==> flow/design.v <==
`timescale 1ns / 1ps
module lms_core #(
    parameter WIDTH = 16,
    parameter FRAC  = 8
)(
    input wire clk,
    input wire rst,
    input wire start,
    input wire signed [WIDTH-1:0] x_in,
    input wire signed [WIDTH-1:0] d_in,
    output reg signed [WIDTH-1:0] y_out,
    output reg signed [WIDTH-1:0] e_out,
    output reg done
);
    localparam signed [WIDTH-1:0] MU_FIXED = 16'd2; 
    reg signed [WIDTH-1:0] w0, w1, w2, w3, w4, w5, w6, w7;
    reg signed [WIDTH-1:0] x0, x1, x2, x3, x4, x5, x6, x7;
    reg [4:0] bit_idx;       
    reg signed [31:0] acc;       
    reg signed [WIDTH-1:0] w_sum;  
    reg signed [WIDTH-1:0] slice_reg; 
    reg signed [31:0] slice_shifted;
    reg signed [WIDTH-1:0] term0, term1, term2, term3, term4, term5, term6, term7;
    reg [2:0] state;
    localparam IDLE = 0, CALC_OFFSET = 1, CALC_SLICE = 2, CALC_ACC = 3, CALC_E = 4, UPDATE_W = 5;
    function signed [WIDTH-1:0] fixed_mul;
        input signed [WIDTH-1:0] a, b;
        reg signed [2*WIDTH-1:0] res;
        begin
            res = a * b;
            fixed_mul = res >>> FRAC;
        end
    endfunction
    always @(posedge clk) begin
        if (rst) begin
            w0<=0; w1<=0; w2<=0; w3<=0; w4<=0; w5<=0; w6<=0; w7<=0;
            x0<=0; x1<=0; x2<=0; x3<=0; x4<=0; x5<=0; x6<=0; x7<=0;
            y_out <= 0; e_out <= 0; done <= 0;
            state <= IDLE;
        end else begin
            case (state)
                IDLE: begin
                    done <= 0;
                    if (start) begin
                        x7<=x6; x6<=x5; x5<=x4; x4<=x3; x3<=x2; x2<=x1; x1<=x0;
                        x0 <= x_in;
                        state <= CALC_OFFSET;
                    end
                end
                CALC_OFFSET: begin
                    w_sum = w0 + w1 + w2 + w3 + w4 + w5 + w6 + w7;
                    acc <= -w_sum; 
                    bit_idx <= 0; 
                    state <= CALC_SLICE;
                end
                CALC_SLICE: begin
                    if (bit_idx == WIDTH-1) begin
                         slice_reg <= (x0[bit_idx] ? -w0 : w0) + 
                                      (x1[bit_idx] ? -w1 : w1) + 
                                      (x2[bit_idx] ? -w2 : w2) + 
                                      (x3[bit_idx] ? -w3 : w3) + 
                                      (x4[bit_idx] ? -w4 : w4) + 
                                      (x5[bit_idx] ? -w5 : w5) + 
                                      (x6[bit_idx] ? -w6 : w6) + 
                                      (x7[bit_idx] ? -w7 : w7);
                    end else begin
                         slice_reg <= (x0[bit_idx] ? w0 : -w0) + 
                                      (x1[bit_idx] ? w1 : -w1) + 
                                      (x2[bit_idx] ? w2 : -w2) + 
                                      (x3[bit_idx] ? w3 : -w3) + 
                                      (x4[bit_idx] ? w4 : -w4) + 
                                      (x5[bit_idx] ? w5 : -w5) + 
                                      (x6[bit_idx] ? w6 : -w6) + 
                                      (x7[bit_idx] ? w7 : -w7);
                    end
                    state <= CALC_ACC;
                end
                CALC_ACC: begin
                    slice_shifted = {{16{slice_reg[15]}}, slice_reg};
                    acc <= acc + (slice_shifted <<< bit_idx);
                    if (bit_idx == WIDTH-1)
                        state <= CALC_E;
                    else begin
                        bit_idx <= bit_idx + 1;
                        state <= CALC_SLICE;
                    end
                end
                CALC_E: begin
                    y_out <= acc >>> 9;
                    e_out <= d_in - (acc >>> 9);
                    state <= UPDATE_W;
                end
                UPDATE_W: begin
                    term0 = fixed_mul(MU_FIXED, x0);
                    term1 = fixed_mul(MU_FIXED, x1);
                    term2 = fixed_mul(MU_FIXED, x2);
                    term3 = fixed_mul(MU_FIXED, x3);
                    term4 = fixed_mul(MU_FIXED, x4);
                    term5 = fixed_mul(MU_FIXED, x5);
                    term6 = fixed_mul(MU_FIXED, x6);
                    term7 = fixed_mul(MU_FIXED, x7);
                    if (e_out > 0) begin
                        w0 <= w0 + term0; w1 <= w1 + term1; w2 <= w2 + term2; w3 <= w3 + term3;
                        w4 <= w4 + term4; w5 <= w5 + term5; w6 <= w6 + term6; w7 <= w7 + term7;
                    end else if (e_out < 0) begin
                        w0 <= w0 - term0; w1 <= w1 - term1; w2 <= w2 - term2; w3 <= w3 - term3;
                        w4 <= w4 - term4; w5 <= w5 - term5; w6 <= w6 - term6; w7 <= w7 - term7;
                    end
                    done <= 1;
                    state <= IDLE;
                end
            endcase
        end
    end
endmodule
# From RTL to reports: lms_core
# What the tools print for lms_core, step after step.
# Lines are those of the file above, counted from 1.
# Library cell names are shortened.
# A cell with - has no value.
# setup
top_module,lms_core
clock,clk
cell_library,sky130hd
pvt_corner,tt_025C_1v80

# Word level
# Source: Yosys, flattened and elaborated, memories not mapped. Widths are those after wreduce. Registers that Yosys merges into a memory's read port (data or address) are not register bits. Print and check cells do not count. Equal cells are merged and count once.
# classes
n_addsub,49
compare,2
equal,8
shift,9
mux,40
logic,1
reduce_and_logical,11
# op_table
op,count
16-bit two-way mux,33
16-bit adder,21
16-bit by 5-bit indexed select with 1-bit output,8
16-bit by 9-bit adder with 16-bit output,8
16-bit by 9-bit subtractor with 16-bit output,8
16-bit negation,8
32-bit parallel mux with 2-bit select,1
16-bit by 5-bit <<< shifter with 32-bit output,1
16-bit negation with 32-bit output,1
32-bit adder,1
3-bit parallel mux with 6-bit select,1
16-bit by 1-bit greater-than comparator with 1-bit output (second input constant),1
16-bit by 1-bit < comparator with 1-bit output (second input constant),1
16-bit subtractor,1
2-bit AND reduction,5
5-bit parallel mux with 2-bit select,1
2-bit nonzero test,3
3-bit by 2-bit equality test with 1-bit output (second input constant),2
3-bit equality test (second input constant),2
6-bit nonzero test,1
3-bit two-way mux,2
5-bit by 1-bit adder with 5-bit output (second input constant),1
5-bit by 4-bit equality test with 1-bit output (second input constant),1
5-bit two-way mux,1
2-bit != test (second input constant),2
3-bit by 1-bit equality test with 1-bit output (second input constant),1
3-bit logical NOT,1
3-bit AND reduction,1
# Other operator kinds: 2; their cells: 2.
# bits
reg_bits,345
inputBits,35
out_inout_bits,33
wordCells,143

# Depth
# Depth = most cells in a row (Yosys ltp): at word level without a register or memory, in the mapped netlist without a sequential cell, where the memories' decode and read muxes count.
# logic_depth
depth_word,10
abc_area,0
depth_mapped,30
mapped_depth_nobuf,26

# Mapped cells and area
# The flow's flattened synthesis, as Yosys stat reports it; memories are mapped. The netlist is that of the ABC_AREA named above (0 if unset); the other value can give another one.
# types
cell,count,area_total_um2
dfxtp_1,295,5.91E+03
fa_1,267,5.35E+03
xnor2_1,350,3065.44
ha_1,220,2752.64
nand2_1,637,2.39E+03
a21oi_1,465,2.33E+03
inv_1,472,1.77E+03
edfxtp_1,46,1.38E+03
nor2_1,325,1219.92
mux4_2,39,878.342
mux2i_1,77,770.739
xor2_1,86,753.222
nor3_1,132,660.634
clkbuf_1,160,600.576
o21ai_0,97,485.466
a211oi_1,64,480.461
nor2b_1,71,444.176
nand3_1,81,405.389
# Other cell types: 50; their cells: 519.
# mapped
mapped_cells,4403
synth_area_um2,35395.2
sequential_area_um2,7287.0
ffs,341
buffers,192

# Timing after synthesis
# Source: OpenSTA report_checks on the synthesized netlist (no wires, ideal clock, input and output delay 20% of the period each), path of least setup slack; recovery checks are left aside. Register names are those of the netlist, which keeps one name where synthesis merged equal registers.
# synth_timing
path_type,flip-flop to flip-flop
start,register bit_idx[0]
end,register slice_reg[15]
clock_period_ps,8000
setup_ps,264
t_first_pin_ps,0
arrival_time_ps,6495
path_slack_ps,1241
path_delay_ps,6759
path_stages,25
synth_period_reached_ps,6759
# "path_delay_ps" = arrival - input delay + setup time.
# "path_stages" counts driving pins, that of a launching flip-flop among them; a cell with two outputs on the path counts twice.
# "synth_period_reached_ps" = period - worst setup slack (recovery checks aside). The figure is calculated, with input and output delays left at 20% of the set period.
# Between the ends stands the longest chain of elaborated cells between them, by number of cells; it is not shown to be the way that was timed. Of several equally long chains one is given.
# Each line given opens the expression or statement behind the cell; cells for indexed reads and writes are added by Yosys, which also makes memories of some case tables.
# synth_via
cell_sequence,edfxtp_1 buf_4 buf_6 buf_4 mux4_2 mux4_2 clkbuf_1 a31oi_1 xnor2_1 fa_1 fa_1 fa_1 inv_1 fa_1 inv_1 ha_1 a211oi_1 o21ai_0 o31ai_1 nand4b_1 a31oi_1 a21o_1 a21oi_1 xor2_1 a211oi_2
elab_chain_len,10
# synth_rtl
item,line_no,text
"start, declared",18,reg [4:0] bit_idx;
"start, assigned",53,bit_idx <= 0;
"start, assigned",84,bit_idx <= bit_idx + 1;
16-bit by 5-bit indexed select with 1-bit output,67,slice_reg <= (x0[bit_idx] ? w0 : -w0) +
16-bit two-way mux,67,
16-bit adder x7,67,
16-bit two-way mux,57,if (bit_idx == WIDTH-1) begin
"end, assigned",58,slice_reg <= (x0[bit_idx] ? -w0 : w0) +
"end, assigned",67,
"end, declared",21,reg signed [WIDTH-1:0] slice_reg;

# Timing after layout
# From the final timing report of run A: the path of least setup slack in the routed layout; clock arrival at registers is part of the times.
# The path's times are printed in steps of 10 ps; the period is the one set.
# layout_timing
path_type,flip-flop to flip-flop
start,register bit_idx[0]
end,register slice_reg[15]
clock_period_ps,8650
setup_ps,270
t_first_pin_ps,640
arrival_time_ps,7890
path_slack_ps,1130
path_stages,22
# Between the ends stands the longest chain of elaborated cells between them, by number of cells; it is not shown to be the way that was timed. Of several equally long chains one is given.
# layout_via
cell_sequence,edfxtp_1 buf_12 mux4_2 mux4_2 a31oi_1 xnor2_1 fa_1 fa_1 fa_1 inv_1 fa_1 inv_1 ha_1 a211oi_1 o21ai_0 o31ai_1 nand4b_1 a31oi_1 a21o_1 a21oi_1 xor2_1 a211oi_2
elab_chain_len,10
# layout_rtl
item,line_no,text
"start, declared",18,reg [4:0] bit_idx;
"start, assigned",53,bit_idx <= 0;
"start, assigned",84,bit_idx <= bit_idx + 1;
16-bit by 5-bit indexed select with 1-bit output,67,slice_reg <= (x0[bit_idx] ? w0 : -w0) +
16-bit two-way mux,67,
16-bit adder x7,67,
16-bit two-way mux,57,if (bit_idx == WIDTH-1) begin
"end, assigned",58,slice_reg <= (x0[bit_idx] ? -w0 : w0) +
"end, assigned",67,
"end, declared",21,reg signed [WIDTH-1:0] slice_reg;

# Settings and measured results of 6 stored flow runs for module lms_core (sky130hd), not sorted in any way. The constraints put input and output delay at 20% of the set period each and load the outputs with 0.01 pF.
# "worst_path_allowed_less_slack_ps": the worst setup path's part of the clock period (all of it between registers, 20% less for each end at a port) less its slack. A launch clock that arrives late makes it longer, a capture clock that arrives late makes it shorter.
# "power.total_w" rests on the timing tool's default activity at the inputs, not on a simulated workload.
# "worst_path_allowed_less_slack_ps" is given in steps of 10 ps.
# A setting shown as -- is not set for that run.
# Results: -- = not shown.
run name,CAP_MARGIN,CELL_PAD_IN_SITES_DETAIL_PLACEMENT,CORE_ASPECT_RATIO,CORE_MARGIN,CORE_UTILIZATION,GPL_ROUTABILITY_DRIVEN,GPL_TIMING_DRIVEN,HOLD_SLACK_MARGIN,MAX_ROUTING_LAYER,MIN_ROUTING_LAYER,PLACE_DENSITY,SLEW_MARGIN,period_ns,CTS_CLUSTER_SIZE,PLACE_DENSITY_LB_ADDON,SETUP_SLACK_MARGIN,ABC_AREA,CTS_CLUSTER_DIAMETER,worst_path_allowed_less_slack_ps,path_kind,power.total_w,setup_worst_slack_ps,yosys.chip_area_um2,finalCellArea_um2,design.die.area_um2,hold_worst_slack_ps,total_negative_slack_ps
run A,10,0,1.07,8,15,0,1,-0.01,met5,met2,0.39,20,8.65,--,--,--,--,--,7520,flip-flop to flip-flop,0.004046,1127,35395.2,41110.7,251776.0,453,0
run B,20,2,0.94,2,22,--,--,--,--,met1,--,20,8.39,50,0.14,-0.32,--,--,7490,flip-flop to flip-flop,0.004387,900,35395.2,40128.5,164112.0,460,0
run C,20,--,--,2,33,0,--,--,--,--,--,20,11.7,--,0.3,-1.08,--,--,8360,flip-flop to flip-flop,0.002919,3342,35395.2,38888.5,109892.0,450,0
run D,20,--,0.82,2,40,0,--,--,--,--,--,20,5.26,--,--,--,--,--,6510,flip-flop to flip-flop,0.006631,-1246,35395.2,44826.7,90895.5,461,-15655
run E,20,--,--,2,40,--,--,--,--,--,--,20,8.75,--,--,--,--,--,7370,flip-flop to flip-flop,0.003794,1378,35395.2,38530.7,90884.2,456,0
run F,20,0,1.26,2,26,0,0,--,--,met1,0.94,20,4.8,--,--,0.07,1,317,--,--,--,--,--,--,--,--,--
# Run F: not finished: routing ended with error GRT-0232
